==> flow/design.v <==
module memory_controller( CLK_48MHZ,RESET,SDRAM_STATUS,READ_CMD, GEIG_DATA, MAG_DATA, BA_READ,COL_READ, ROW_READ, 
BA_WRITE, COL_WRITE, ROW_WRITE
,NEXT_READ,NEXT_WRITE,DATA_OUT,BA_OUT,COL_OUT,ROW_OUT,CMD_OUT);
input CLK_48MHZ,RESET,SDRAM_STATUS, READ_CMD;
input [79:0] GEIG_DATA;
input [79:0] MAG_DATA;
input [1:0] BA_READ;
input [8:0] COL_READ;
input [12:0] ROW_READ;
input [1:0] BA_WRITE;
input [8:0] COL_WRITE;
input [12:0] ROW_WRITE;
output NEXT_READ, NEXT_WRITE;
output [15:0] DATA_OUT;
output [1:0] BA_OUT;
output [8:0] COL_OUT;
output [12:0] ROW_OUT;
output [1:0] CMD_OUT;
reg [79:0] geig_prev;
reg [79:0] geig_buffer;
parameter new_geig_cmd =2'b01;
parameter num_geig_cycles = 5;
reg [79:0] mag_prev;
reg [79:0] mag_buffer;
parameter new_mag_cmd =2'b10;
parameter num_mag_cycles = 5;
reg [79:0] data_buffer;
reg read_prev;
parameter new_read_cmd = 2'b11;
reg [23:0] read_address;
reg [23:0] write_address;
reg [7:0] schedule;
reg [2:0] num_cycles;
reg [2:0] write_count;
reg busy_hold;
reg next_write;
reg next_read;
reg [1:0] ba_out;
reg [12:0] row_out;
reg [8:0] col_out;
reg [15:0] data_out;
reg [1:0] cmd_out;
assign NEXT_WRITE = next_write;
assign NEXT_READ = next_read;
assign CMD_OUT = cmd_out;
assign BA_OUT = ba_out;
assign ROW_OUT = row_out;
assign COL_OUT = col_out;
assign DATA_OUT = data_out;
always @(posedge CLK_48MHZ or negedge RESET)
begin
if (RESET==1'b0) begin
    schedule = 8'b00000000;
    busy_hold = 1'b0;
    write_count=4'b0000;
    next_write<=0;
    next_read<=0;
    cmd_out<=2'b00;
    num_cycles=0;
    ba_out<=0;
    row_out<=0;
    col_out<=0;
    data_out<=0;
    write_address=0;
    read_address=0;
    mag_prev=80'b0;
    geig_prev=80'b0;
end else begin
write_address = {BA_WRITE,COL_WRITE,ROW_WRITE};
read_address = {BA_READ,COL_READ,ROW_READ};
if ((schedule[1:0] ==2'b00) && (RESET==1'b1)) begin
    schedule=schedule>>2;
end
if ((geig_prev!=GEIG_DATA) && (RESET==1'b1)) begin
    geig_buffer[79:0] = GEIG_DATA;
    geig_prev = GEIG_DATA;
    if (schedule[1:0] == 2'b00) begin
        schedule[1:0] = new_geig_cmd;
    end else if (schedule[3:2] ==2'b00) begin
        schedule[3:2] = new_geig_cmd;
    end else if (schedule[5:4] == 2'b00) begin
        schedule[5:4] = new_geig_cmd;
    end else begin
        schedule[7:6] = new_geig_cmd;
    end
end else begin
    geig_prev= GEIG_DATA;
end
if ((mag_prev!=MAG_DATA) && (RESET==1'b1)) begin
    mag_buffer[79:0] = MAG_DATA;
    mag_prev = MAG_DATA;
    if (schedule[1:0] == 2'b00) begin
        schedule[1:0] = new_mag_cmd;
    end else if (schedule[3:2] ==2'b00) begin
        schedule[3:2] = new_mag_cmd;
    end else if (schedule[5:4] == 2'b00) begin
        schedule[5:4] = new_mag_cmd;
    end else begin
        schedule[7:6] = new_mag_cmd;
    end
end else begin
    mag_prev=MAG_DATA;
end
if ((READ_CMD ==1'b1) && (read_prev ==1'b0) && (RESET==1'b1))begin
    read_prev=READ_CMD;
    if (schedule[1:0] == 2'b00) begin
        schedule[1:0] = new_read_cmd;
    end else if (schedule[3:2] ==2'b00) begin
        schedule[3:2] = new_read_cmd;
    end else if (schedule[5:4] == 2'b00) begin
        schedule[5:4] = new_read_cmd;
    end else begin
        schedule[7:6] = new_read_cmd;
    end
end else begin
    read_prev = READ_CMD;
end
if (((schedule[1:0] == new_geig_cmd) || (schedule[1:0] == new_mag_cmd)) && (RESET==1'b1)) begin
    if ((schedule[1:0] == new_geig_cmd) && (write_count==0)) begin
        num_cycles=num_geig_cycles;
        data_buffer[79:0] = geig_buffer;
    end else if ((schedule[1:0] == new_mag_cmd) && (write_count==0)) begin
        num_cycles = num_mag_cycles;
        data_buffer[79:0]=mag_buffer;
    end
    if (write_count<num_cycles) begin
        if ((SDRAM_STATUS==1'b1) && (busy_hold==1)) begin
            cmd_out<=2'b00;
        end
        if ((busy_hold==1'b1)&&(SDRAM_STATUS==1'b0)) begin
            next_write<=1'b1;
            data_buffer = data_buffer >>16;
            busy_hold=1'b0;
            write_count=write_count+1;
        end else if ((SDRAM_STATUS==1'b0) && (busy_hold==0)) begin
            next_write<=1'b0;
            cmd_out<=2'b10;
            ba_out<=BA_WRITE;
            row_out<=ROW_WRITE;
            col_out<=COL_WRITE;
            data_out<=data_buffer[15:0];
            busy_hold=1'b1;
        end
    end else if (write_count==num_cycles) begin
        write_count=0;
        schedule=schedule>>2;
    end
end else if ((schedule[1:0]==new_read_cmd) && (RESET==1'b1)) begin
    if (read_address == write_address) begin 
        schedule=schedule>>2;
    end else begin
        if ((SDRAM_STATUS==1'b1) && (busy_hold==1)) begin
            cmd_out<=2'b00;
        end    
        if ((SDRAM_STATUS==1'b0) && (busy_hold==1)) begin
            next_read<=1'b1;
            busy_hold=0;
            schedule=schedule>>2;
        end else if ((SDRAM_STATUS==1'b0) && (busy_hold==0)) begin
            next_read<=1'b0;
            cmd_out<=2'b01;
            ba_out<=BA_READ;
            row_out<=ROW_READ;
            col_out<=COL_READ;
            busy_hold=1'b1;
        end
    end
end
end  
end
endmodule
module sdram_interface(CLK_48MHZ,RESET,TIMESTAMP,A_IN_BANK,A_IN_COL,A_IN_ROW,D_IN,CMD_IN,
SDRAM_DQ_IN,SDRAM_DQ_OUT,SDRAM_DQ_OE,
SDRAM_A0,SDRAM_A1,SDRAM_A2,SDRAM_A3,SDRAM_A4,SDRAM_A5,SDRAM_A6,SDRAM_A7,SDRAM_A8,SDRAM_A9,SDRAM_A10,SDRAM_A11,
SDRAM_A12,
SDRAM_CLK_EN,SDRAM_BA0,SDRAM_BA1,SDRAM_CKE,SDRAM_CS,SDRAM_RAS,SDRAM_CAS,SDRAM_WE,SDRAM_DQML,SDRAM_DQMU,
STATUS,DATA_READ);
parameter t_rc = 4;  
parameter t_ras = 3;  
parameter t_rcd= 1;  
parameter t_rp = 2;  
parameter t_dpl = 1;  
parameter t_rrd =1;  
parameter t_ref = 1;  
input CLK_48MHZ;
input RESET;
input [23:0] TIMESTAMP;
input [1:0] CMD_IN;  
input [1:0] A_IN_BANK;
input [8:0] A_IN_COL;
input [12:0] A_IN_ROW;
input [15:0] D_IN;
input [15:0] SDRAM_DQ_IN;
output [15:0] SDRAM_DQ_OUT;
output SDRAM_DQ_OE;
output SDRAM_A0,SDRAM_A1,SDRAM_A2,SDRAM_A3,SDRAM_A4,SDRAM_A5,SDRAM_A6,SDRAM_A7,SDRAM_A8,SDRAM_A9,SDRAM_A10,
SDRAM_A11,SDRAM_A12,
SDRAM_CLK_EN,SDRAM_BA0,SDRAM_BA1,SDRAM_CKE,SDRAM_CS,SDRAM_RAS,SDRAM_CAS,SDRAM_WE,SDRAM_DQML,SDRAM_DQMU;
output STATUS;
output [15:0] DATA_READ;
reg busy;
assign STATUS=busy;
reg [15:0] dout;  
reg weVAL;  
assign SDRAM_DQ_OUT = dout;
assign SDRAM_DQ_OE = weVAL;
reg [15:0] dread;  
assign DATA_READ[0] = dread[0];
assign DATA_READ[1] = dread[1];
assign DATA_READ[2] = dread[2];
assign DATA_READ[3] = dread[3];
assign DATA_READ[4] = dread[4];
assign DATA_READ[5] = dread[5];
assign DATA_READ[6] = dread[6];
assign DATA_READ[7] = dread[7];
assign DATA_READ[8] = dread[8];
assign DATA_READ[9] = dread[9];
assign DATA_READ[10] = dread[10];
assign DATA_READ[11] = dread[11];
assign DATA_READ[12] = dread[12];
assign DATA_READ[13] = dread[13];
assign DATA_READ[14] = dread[14];
assign DATA_READ[15] = dread[15];
reg [12:0] address;
assign SDRAM_A0 = address[0];
assign SDRAM_A1 = address[1];
assign SDRAM_A2 = address[2];
assign SDRAM_A3 = address[3];
assign SDRAM_A4 = address[4];
assign SDRAM_A5 = address[5];
assign SDRAM_A6 = address[6];
assign SDRAM_A7 = address[7];
assign SDRAM_A8 = address[8];
assign SDRAM_A9 = address[9];
assign SDRAM_A10 = address[10];
assign SDRAM_A11 = address[11];
assign SDRAM_A12 = address[12];
reg pwr_up_hold;
reg pwr_stabalize;
reg [3:0] init_counter;
reg [23:0] ts_delay;
assign SDRAM_CLK_EN = pwr_stabalize;  
reg cke;
reg cs;
reg ras;
reg cas;
reg we;
reg ba0;
reg ba1;
reg dqmu;
reg dqml;
assign SDRAM_CKE = cke;
assign SDRAM_CS =  cs;
assign SDRAM_RAS=  ras;
assign SDRAM_CAS=  cas;
assign SDRAM_WE=   we;
assign SDRAM_BA0=  ba0;
assign SDRAM_BA1=  ba1;
assign SDRAM_DQMU= dqmu;
assign SDRAM_DQML= dqml;
reg write_cycle;
reg write_exit;
reg [3:0] write_counter;
reg read_cycle;
reg [3:0] read_counter;
reg read_exit;
reg idle_cycle;
always @(negedge CLK_48MHZ or negedge RESET)
begin
if (RESET==1'b0) begin
    weVAL<=1'b0;
    pwr_up_hold=1'b1;
    busy=1'b1;
    pwr_stabalize=1'b0;
    init_counter=4'b0;
    write_cycle=1'b0;
    write_exit=1'b0;
    write_counter=4'b0;
    read_cycle=1'b0;
    read_counter=4'b0;
    read_exit=1'b0;
    idle_cycle=1'b0;
    dout<=0;
    address=0;
    dread<=0;
    ts_delay=0;
    cke<=1'b0;
    cs<=1'b0;
    ras<=1'b0;
    cas<=1'b0;
    we<=1'b0;
    ba0<=1'b0;
    ba1<=1'b0;
    dqmu<=1'b0;
    dqml<=1'b0;
end else begin
    if (busy==0) begin
        if (CMD_IN==2) begin
            write_cycle=1;
            write_exit=0;
        end else if (CMD_IN==1) begin
            read_cycle=1;
            read_exit=0;
        end else begin
            idle_cycle=1;
        end
    end
    if (write_cycle==1) begin
        if (write_counter==t_rc+t_ras+2) begin
            cke<=0;
            cs<=0;
            ras<=0;
            cas<=0;
            we<=1;
            address=13'b0;
            busy=0;
            write_cycle=0;
            write_counter=0;
            write_exit=1;
        end
        if ((write_counter>t_rc+t_ras) && (write_counter<t_rc+t_ras+2)) begin
            cke<=1;
            cs<=0;
            ras<=1;
            cas<=1;
            we<=1;
            dqml<=1;
            dqmu<=1;
            weVAL<=0;
            address=13'b0;
            write_counter=write_counter+1;
        end
        if (write_counter==t_rc+t_ras) begin
            cke<=1;
            cs<=0;
            ras<=1;
            cas<=0;
            we<=0;
            address[8:0] = A_IN_COL;
            address[10] =1;
            weVAL<=1;
            dout<=D_IN;  
            write_counter=write_counter+1;
        end
        if ((write_counter>t_rc) && (write_counter<t_rc+t_ras)) begin
            cke<=1;
            cs<=0;
            ras<=1;
            cas<=1;
            we<=1;
            address=13'b0;
            write_counter=write_counter+1;
        end
        if (write_counter==t_rc) begin
            cke<=1;
            cs<=0;
            ras<=0;
            cas<=1;
            we<=1;
            dqmu<=0;
            dqml<=0;
            ba0<=A_IN_BANK[0];
            ba1<=A_IN_BANK[1];
            address=A_IN_ROW;
            write_counter=write_counter+1;
        end
        if ((write_counter>0) && (write_counter<t_rc)) begin
            cke<=1;
            cs<=0;
            ras<=1;
            cas<=1;
            we<=1;
            address=13'b0;
            write_counter=write_counter+1;
        end
        if ((write_counter==0) && (write_exit==0)) begin
            cke<=1;
            cs<=0;
            ras<=1;
            cas<=1;
            we<=1;
            busy=1;
            write_counter=write_counter+1;
        end
    end
    if (read_cycle==1) begin
        if (read_counter==t_rc+t_ras+5) begin
            cke<=0;
            cs<=0;
            ras<=0;
            cas<=0;
            we<=1;
            address=13'b0;
            busy=0;
            read_cycle=0;
            read_counter=0;
            read_exit=1;
        end
        if (read_counter==t_rc+t_ras+4) begin
            cke<=1;
            cs<=0;
            ras<=1;
            cas<=1;
            we<=1;
            dqmu<=1;
            dqml<=1;
            address=13'b0;
            read_counter=read_counter+1;
        end
        if (read_counter==t_rc+t_ras+3) begin
            cke<=1;
            cs<=0;
            ras<=1;
            cas<=1;
            we<=1;
            dread<=SDRAM_DQ_IN;
            address=13'b0;
            read_counter=read_counter+1;
        end
        if ((read_counter>t_rc+t_ras) && (read_counter<t_rc+t_ras+3)) begin
            cke<=1;
            cs<=0;
            ras<=1;
            cas<=1;
            we<=1;
            address=13'b0;
            read_counter=read_counter+1;
        end
        if (read_counter==t_rc+t_ras) begin
            cke<=1;
            cs<=0;
            ras<=1;
            cas<=0;
            we<=1;
            address[8:0] = A_IN_COL;
            address[10] =1; 
            dread<= 16'b0;
            read_counter=read_counter+1;
        end
        if ((read_counter>t_rc) && (read_counter<t_rc+t_ras)) begin
            cke<=1;
            cs<=0;
            ras<=1;
            cas<=1;
            we<=1;
            address=13'b0;
            read_counter=read_counter+1;
        end
        if (read_counter==t_rc) begin
            cke<=1;
            cs<=0;
            ras<=0;
            cas<=1;
            we<=1;
            dqmu<=0;
            dqml<=0;
            ba0<=A_IN_BANK[0];
            ba1<=A_IN_BANK[1];
            address=A_IN_ROW;
            read_counter=read_counter+1;
        end
        if ((read_counter>0) && (read_counter<t_rc)) begin
            cke<=1;
            cs<=0;
            ras<=1;
            cas<=1;
            we<=1;
            address=13'b0;
            read_counter=read_counter+1;
        end
        if ((read_counter==0) && (read_exit==0)) begin
            cke<=1;
            cs<=0;
            ras<=1;
            cas<=1;
            we<=1;
            busy=1;
            read_counter=read_counter+1;
        end
    end
    if (pwr_up_hold==1'b1) begin
        if (TIMESTAMP < 2) begin
            cke<=1'b0;
            cs<=1'b0;
            dqml<=1'b0;
            dqmu<=1'b0;
            dout<=16'b0;
            busy=1;
        end else if ((TIMESTAMP>=2)&&(TIMESTAMP<4)) begin
            pwr_stabalize=1'b1;
            cke<=1'b1;
            dqml<=1'b1;
            dqmu<=1'b1;
        end else if (TIMESTAMP>=4) begin  
            if (init_counter==t_rp+1+t_rc+1+1) begin
                cke<=0;
                cs<=0;
                ras<=0;
                cas<=0;
                we<=1;
                address=13'b0;
                pwr_up_hold=1'b0;  
                busy=0;
            end
            if (init_counter==t_rp+1+t_rc+1) begin
                cke<=1;
                cs<=0;
                ras<=1;
                cas<=1;
                we<=1;
                address=13'b0;
                init_counter=init_counter+1;
            end
            if (init_counter==t_rp+1+t_rc) begin
                cke<=1;
                cs<=0;
                ras<=0;
                cas<=0;
                we<=0;
                ba1<=0;
                ba0<=1;
                address=13'b0001000100000;
                init_counter=init_counter+1;
            end
            if ((init_counter>t_rp+1) && (init_counter<t_rp+1+t_rc)) begin
                cke<=1;
                cs<=0;
                ras<=1;
                cas<=1;
                we<=1;
                address=13'b0;
                init_counter=init_counter+1;
            end
            if ((init_counter==t_rp+1) && (TIMESTAMP==ts_delay)) begin
                cke<=1;
                cs<=0;
                ras<=1;
                cas<=1;
                we<=1;
                init_counter=init_counter+1;
            end
            if ((init_counter==t_rp+1) && (TIMESTAMP!=ts_delay)) begin
                cke<=0;
                cs<=0;
                ras<=1;
                cas<=1;
                we<=1;
                address=13'b0;
            end
            if (init_counter==t_rp) begin
                cke<=0;
                cs<=0;
                ras<=0;
                cas<=0;
                we<=1;
                address=13'b0;
                init_counter=init_counter+1;
                ts_delay=TIMESTAMP+1;
            end
            if ((init_counter>0) && (init_counter<t_rp)) begin
                cke<=1;
                cs<=0;
                ras<=1;
                cas<=1;
                we<=1;
                address=13'b0;
                init_counter=init_counter+1;
            end
            if (init_counter==0) begin
                cke<=1;
                cs<=0;
                ras<=0;
                cas<=1;
                we<=0;
                address[10]=1;
                init_counter=init_counter+1;
            end
        end
    end
end  
end
endmodule
module read_buffer( CLK_48MHZ,RESET,NEXT_BYTE,DATA_READ,ROW_WRITE,READ_CMD,BYTE_OUT);
input CLK_48MHZ, RESET, NEXT_BYTE;
input [15:0] DATA_READ;
input [12:0] ROW_WRITE;
output READ_CMD;
output [7:0] BYTE_OUT;
reg read_cmd;
reg [1:0] init_stage;
reg [8:0] init_wait;
reg [7:0] byte_out;
reg [1:0] position;
reg next_byte_prev;
reg [15:0] buffer_a;
reg [15:0] buffer_b;
assign BYTE_OUT = byte_out;
assign READ_CMD = read_cmd;
always @(posedge CLK_48MHZ or negedge RESET) begin
    if (RESET==1'b0) begin
        read_cmd<=1'b0;
        position<= 2'b00;
        byte_out<=8'b0;
        next_byte_prev<=1'b0;
        init_stage=1;
        init_wait=0;
        buffer_a<=0;
        buffer_b<=0;
    end else begin
        next_byte_prev<=NEXT_BYTE;
        if ((NEXT_BYTE==1'b1) && (next_byte_prev==1'b0) && (init_stage==0)) begin
            if (position==2'b00) begin
                byte_out<=buffer_a[7:0];
                position<=position+1;
            end else if (position==2'b01) begin
                byte_out<=buffer_a[15:8];
                position<=position+1;
            end else if (position==2'b10) begin
                byte_out<=buffer_b[7:0];
                position<=position+1;
            end else begin
                byte_out<=buffer_b[15:8];
                position<=2'b00;
            end
        end
        if ((init_stage==1) && (ROW_WRITE>=13'b0000000000011)) begin
            read_cmd<=1'b1;
            init_stage=2;
        end
        if (init_stage==2) begin
            if (init_wait<300) begin
                buffer_a<=DATA_READ;
                init_wait=init_wait+1;
            end else if ((init_wait>=300) && (init_wait<400)) begin
                read_cmd<=1'b0;
                init_wait=init_wait+1;
            end else if (init_wait>=400) begin
                read_cmd<=1'b1;
                init_wait=0;
                init_stage=0;
            end 
        end
        if ((position==2'b00) && (init_stage==0)) begin
            read_cmd<=1'b1;
        end
        if ((position==2'b01) && (init_stage==0)) begin
            read_cmd<=1'b0;
            buffer_b<=DATA_READ;
        end
        if ((position==2'b10) && (init_stage==0)) begin
            read_cmd<=1'b1;
        end
        if ((position==2'b11) && (init_stage==0)) begin
            buffer_a<=DATA_READ;
            read_cmd<=1'b0;
        end
    end
end
endmodule
module write_address_traversal( CLK,RESET,NEXT, BA_WRITE_OUT, ROW_WRITE_OUT,COL_WRITE_OUT );
input CLK, NEXT, RESET;
output [1:0] BA_WRITE_OUT;
output [8:0] COL_WRITE_OUT;
output [12:0] ROW_WRITE_OUT;
reg [23:0] current_count;
reg next_prev;  
assign BA_WRITE_OUT = current_count[23:22];
assign COL_WRITE_OUT = current_count[21:13];
assign ROW_WRITE_OUT = current_count[12:0];
always @(negedge CLK or negedge RESET)
begin
if (RESET==1'b0) begin
    current_count=24'b0;
    next_prev=1'b0;
end else begin
    if (NEXT && !next_prev) begin
    if (current_count == 24'b111111111111111111111111) begin
        current_count = 24'b0;
    end else begin
        current_count = current_count+1;
    end
end
    next_prev = NEXT;
end
end
endmodule
module read_address_traversal( CLK,NEXT,RESET, BA_READ_OUT, ROW_READ_OUT,COL_READ_OUT );
input CLK,NEXT,RESET;
output [1:0] BA_READ_OUT;
output [8:0] COL_READ_OUT;
output [12:0] ROW_READ_OUT;
reg [23:0] current_count;
reg next_prev;  
assign BA_READ_OUT = current_count[23:22];
assign COL_READ_OUT = current_count[21:13];
assign ROW_READ_OUT = current_count[12:0];
always @(negedge CLK or negedge RESET)
begin
if (RESET==1'b0) begin
    current_count=24'b0;
    next_prev=1'b0;
end else begin
    if (NEXT && !next_prev) begin
    if (current_count == 24'b111111111111111111111111) begin
        current_count = 24'b0;
    end else begin
        current_count = current_count+1;
    end
    end
    next_prev = NEXT;
    end
end
endmodule
module sdram_logger (
    input         clk,           
    input         rst_n,         
    input  [23:0] timestamp,     
    input  [79:0] geig_data,     
    input  [79:0] mag_data,      
    input         next_byte,     
    input  [15:0] sdram_dq_in,   
    output [15:0] sdram_dq_out,  
    output        sdram_dq_oe,   
    output [12:0] sdram_a,
    output [1:0]  sdram_ba,
    output        sdram_clk_en,
    output        sdram_cke,
    output        sdram_cs,
    output        sdram_ras,
    output        sdram_cas,
    output        sdram_we,
    output        sdram_dqml,
    output        sdram_dqmu,
    output [7:0]  byte_out       
);
wire        sdram_status;
wire [15:0] data_read;
wire        next_read, next_write, read_cmd;
wire [15:0] mc_data_out;
wire [1:0]  mc_ba_out, mc_cmd_out;
wire [8:0]  mc_col_out;
wire [12:0] mc_row_out;
wire [1:0]  ba_read, ba_write;
wire [8:0]  col_read, col_write;
wire [12:0] row_read, row_write;
memory_controller memory_controller_0(
    .CLK_48MHZ    ( clk ),
    .RESET        ( rst_n ),
    .SDRAM_STATUS ( sdram_status ),
    .READ_CMD     ( read_cmd ),
    .GEIG_DATA    ( geig_data ),
    .MAG_DATA     ( mag_data ),
    .BA_READ      ( ba_read ),
    .COL_READ     ( col_read ),
    .ROW_READ     ( row_read ),
    .BA_WRITE     ( ba_write ),
    .COL_WRITE    ( col_write ),
    .ROW_WRITE    ( row_write ),
    .NEXT_READ    ( next_read ),
    .NEXT_WRITE   ( next_write ),
    .DATA_OUT     ( mc_data_out ),
    .BA_OUT       ( mc_ba_out ),
    .COL_OUT      ( mc_col_out ),
    .ROW_OUT      ( mc_row_out ),
    .CMD_OUT      ( mc_cmd_out )
);
read_address_traversal read_address_traversal_0(
    .CLK          ( clk ),
    .NEXT         ( next_read ),
    .RESET        ( rst_n ),
    .BA_READ_OUT  ( ba_read ),
    .ROW_READ_OUT ( row_read ),
    .COL_READ_OUT ( col_read )
);
write_address_traversal write_address_traversal_0(
    .CLK           ( clk ),
    .RESET         ( rst_n ),
    .NEXT          ( next_write ),
    .BA_WRITE_OUT  ( ba_write ),
    .ROW_WRITE_OUT ( row_write ),
    .COL_WRITE_OUT ( col_write )
);
read_buffer read_buffer_0(
    .CLK_48MHZ ( clk ),
    .RESET     ( rst_n ),
    .NEXT_BYTE ( next_byte ),
    .DATA_READ ( data_read ),
    .ROW_WRITE ( row_write ),
    .READ_CMD  ( read_cmd ),
    .BYTE_OUT  ( byte_out )
);
sdram_interface sdram_interface_0(
    .CLK_48MHZ    ( clk ),
    .RESET        ( rst_n ),
    .TIMESTAMP    ( timestamp ),
    .A_IN_BANK    ( mc_ba_out ),
    .A_IN_COL     ( mc_col_out ),
    .A_IN_ROW     ( mc_row_out ),
    .D_IN         ( mc_data_out ),
    .CMD_IN       ( mc_cmd_out ),
    .SDRAM_DQ_IN  ( sdram_dq_in ),
    .SDRAM_DQ_OUT ( sdram_dq_out ),
    .SDRAM_DQ_OE  ( sdram_dq_oe ),
    .SDRAM_A0  ( sdram_a[0] ),  .SDRAM_A1  ( sdram_a[1] ),  .SDRAM_A2  ( sdram_a[2] ),
    .SDRAM_A3  ( sdram_a[3] ),  .SDRAM_A4  ( sdram_a[4] ),  .SDRAM_A5  ( sdram_a[5] ),
    .SDRAM_A6  ( sdram_a[6] ),  .SDRAM_A7  ( sdram_a[7] ),  .SDRAM_A8  ( sdram_a[8] ),
    .SDRAM_A9  ( sdram_a[9] ),  .SDRAM_A10 ( sdram_a[10] ), .SDRAM_A11 ( sdram_a[11] ),
    .SDRAM_A12 ( sdram_a[12] ),
    .SDRAM_CLK_EN ( sdram_clk_en ),
    .SDRAM_BA0    ( sdram_ba[0] ),
    .SDRAM_BA1    ( sdram_ba[1] ),
    .SDRAM_CKE    ( sdram_cke ),
    .SDRAM_CS     ( sdram_cs ),
    .SDRAM_RAS    ( sdram_ras ),
    .SDRAM_CAS    ( sdram_cas ),
    .SDRAM_WE     ( sdram_we ),
    .SDRAM_DQML   ( sdram_dqml ),
    .SDRAM_DQMU   ( sdram_dqmu ),
    .STATUS       ( sdram_status ),
    .DATA_READ    ( data_read )
);
endmodule
# From RTL to reports: sdram_logger
# Module sdram_logger before and after one edit of its RTL, step after step.
# "orig" refers to lines of the RTL above, "edited" to lines of the edited file.
# "change" is "edited" less "orig", of the values as shown.
# Cell names lack the library's common part.
# Not given: -
[setup]
top_module = "sdram_logger"
clock_port = "clk"
cell_library = "sky130hd"
corner = "tt_025C_1v80"

# Diff
# The edit as a unified diff against the file above.
# The edited RTL no longer does the same as the RTL above: the edit was made by script, with no optimisation intended.
# begin of diff
@@ -48,23 +48,7 @@
 assign COL_OUT = col_out;
 assign DATA_OUT = data_out;
-always @(posedge CLK_48MHZ or negedge RESET)
+always @(posedge CLK_48MHZ)
 begin
-if (RESET==1'b0) begin
-    schedule = 8'b00000000;
-    busy_hold = 1'b0;
-    write_count=4'b0000;
-    next_write<=0;
-    next_read<=0;
-    cmd_out<=2'b00;
-    num_cycles=0;
-    ba_out<=0;
-    row_out<=0;
-    col_out<=0;
-    data_out<=0;
-    write_address=0;
-    read_address=0;
-    mag_prev=80'b0;
-    geig_prev=80'b0;
-end else begin
+begin
 write_address = {BA_WRITE,COL_WRITE,ROW_WRITE};
 read_address = {BA_READ,COL_READ,ROW_READ};
# end of diff

# Elaborated design
# Yosys after proc, flatten, opt, wreduce and memory -nomap, before mapping. Memory bits, and registers merged into a memory's read port (data or address), are not among the register bits. Print and check cells are not counted. Equal cells are merged and count once.
[op_classes]
columns = ["item", "orig", "edited", "change"]
rows = [
  ["n_reduce_logical", 77, 76, -1],
  ["n_eq", 35, 35, 0],
  ["cmp", 26, 26, 0],
  ["mux", 438, 437, -1],
  ["n_logic", 11, 11, 0],
  ["addsub", 27, 27, 0],
]
[ops]
columns = ["operator", "orig", "edited", "change"]
rows = [
  ["two-way mux 1 bit", 250, 249, -1],
  ["AND reduction 2 bit", 5, 4, -1],
]
# Unchanged operator kinds not shown: 54.
[word_totals]
columns = ["item", "orig", "edited", "change"]
rows = [
  ["out_inout_bits", 48, 48, 0],
  ["regBits", 663, 663, 0],
]

# Logic depth
# Depth = most cells in a row (Yosys ltp): at word level without a register or memory, in the mapped netlist without a sequential cell, where the memories' decode and read muxes count.
[logic_depth]
columns = ["item", "orig", "edited", "change"]
rows = [
  ["ltp_word", 49, 49, 0],
  ["ABC_AREA", "0", "0", "-"],
  ["mapped_depth", 35, 37, 2],
  ["ltp_nobuf", 34, 35, 1],
]

# Mapped cells and area
# Yosys stat after the flow's synthesis: flattened, memories mapped to cells. It holds for the ABC_AREA given above (unset counts as 0); a run with the other value may have another netlist.
[mapped]
columns = ["item", "orig", "edited", "change"]
rows = [
  ["buffers", 191, 177, -14],
  ["seq_area_mm2", 0.0177758, 0.0156087, -0.0021671],
  ["stdcells", 3105, 3023, -82],
  ["flip_flops", 662, 664, 2],
  ["yosys_area_mm2", 0.0334696, 0.0302065, -0.0032631],
]
[by_type]
columns = ["type", "orig", "edited", "change"]
rows = [
  ["dfxtp_1", 0, 331, 331],
  ["dfrtp_1", 272, 55, -217],
  ["nand2_1", 268, 394, 126],
  ["edfxtp_1", 241, 129, -112],
  ["o21ai_0", 288, 212, -76],
  ["a21oi_1", 137, 209, 72],
  ["xor2_1", 83, 132, 49],
  ["xnor2_1", 199, 151, -48],
  ["o211ai_1", 40, 5, -35],
  ["a2bb2oi_1", 31, 1, -30],
  ["mux2_2", 116, 141, 25],
  ["mux2i_1", 109, 85, -24],
  ["o22a_1", 33, 52, 19],
  ["o2bb2ai_1", 19, 0, -19],
  ["o21ba_2", 34, 17, -17],
  ["a31oi_1", 30, 13, -17],
  ["a211oi_1", 9, 24, 15],
  ["inv_1", 127, 113, -14],
]
# Unchanged cell types not shown: 13.
# Not every row of either side is listed.
# By module: a second synthesis without flattening, with its own total; a netlist apart from the flattened one above.
[hier_totals]
columns = ["item", "orig", "edited", "change"]
rows = [
  ["cells_unflattened", 3046, 3159, 113],
  ["area_unflattened_mm2", 0.0331931, 0.0317179, -0.0014752],
]
# Rows give one instance, submodules left out.
[by_module_orig]
columns = ["mod", "seq_area_mm2", "cells", "area_mm2", "instances"]
rows = [
  ["memory_controller", 0.0126671, 1670, 0.0208225, 1],
  ["sdram_interface", 0.0024549, 897, 0.0071481, 1],
  ["read_buffer", 0.0014026, 238, 0.0027564, 1],
  ["read_address_traversal", 0.0006256, 122, 0.0012512, 1],
  ["write_address_traversal", 0.0006256, 119, 0.0012149, 1],
  ["sdram_logger", 0, 0, 0, 1],
]
[by_module_edited]
columns = ["mod", "seq_area_mm2", "cells", "area_mm2", "instances"]
rows = [
  ["memory_controller", 0.0105201, 1813, 0.0193436, 1],
  ["sdram_interface", 0.0024549, 867, 0.0070555, 1],
  ["read_buffer", 0.0014026, 238, 0.0027564, 1],
  ["read_address_traversal", 0.0006256, 119, 0.0012937, 1],
  ["write_address_traversal", 0.0006256, 122, 0.0012687, 1],
  ["sdram_logger", 0, 0, 0, 1],
]

# Flow runs
# Both versions went through the flow (Yosys, OpenROAD) with the same settings in each pair. Constraints: input delay and output delay 20% of the set period each, output load 0.01 pF.
[flow_settings_set_A]
CORE_UTILIZATION = 40
period_ns = 13.1
CAP_MARGIN = 20
CORE_MARGIN = 2
SLEW_MARGIN = 20
[measured_set_A]
columns = ["item", "orig", "edited", "change"]
rows = [
  ["layout_stdcell_area_mm2", 0.0394591, 0.0359995, -0.0034596],
  ["fin_power_uw", 5065, 7540, 2475],
  ["setupTns_ns", 0.000, 0.000, 0.000],
  ["post_synth_area_mm2", 0.0334696, 0.0302065, -0.0032631],
  ["final_setup_ws_ns", 0.778, 0.794, 0.016],
  ["fin_util_pct", 47.4, 48.3, 0.9],
  ["holdWs_ns", 0.429, 0.418, -0.011],
  ["dieArea_mm2", 0.0860044, 0.0777294, -0.0082750],
]
[flow_settings_set_B]
ABC_AREA = 0
CAP_MARGIN = 20
CELL_PAD_IN_SITES_DETAIL_PLACEMENT = 0
CELL_PAD_IN_SITES_GLOBAL_PLACEMENT = 3
CORE_ASPECT_RATIO = 0.92
CORE_UTILIZATION = 27
CTS_CLUSTER_SIZE = 87
GPL_ROUTABILITY_DRIVEN = 0
MAX_ROUTING_LAYER = "met5"
PLACE_DENSITY = 0.48
SETUP_SLACK_MARGIN = 1.56
SLEW_MARGIN = 20
period_ns = 7.76
CORE_MARGIN = 2
[measured_set_B]
columns = ["item", "orig", "edited", "change"]
rows = [
  ["layout_stdcell_area_mm2", 0.0429174, 0.0400834, -0.0028340],
  ["fin_power_uw", 8969, 14387, 5418],
  ["setupTns_ns", -0.453, 0.000, 0.453],
  ["post_synth_area_mm2", 0.0334696, 0.0302065, -0.0032631],
  ["final_setup_ws_ns", -0.169, 0.480, 0.649],
  ["fin_util_pct", 35.0, 36.2, 1.2],
  ["holdWs_ns", 0.455, 0.446, -0.009],
  ["dieArea_mm2", 0.126796, 0.114569, -0.012227],
]
# "fin_power_uw": no workload was simulated; the value follows from the tool's default switching activity.
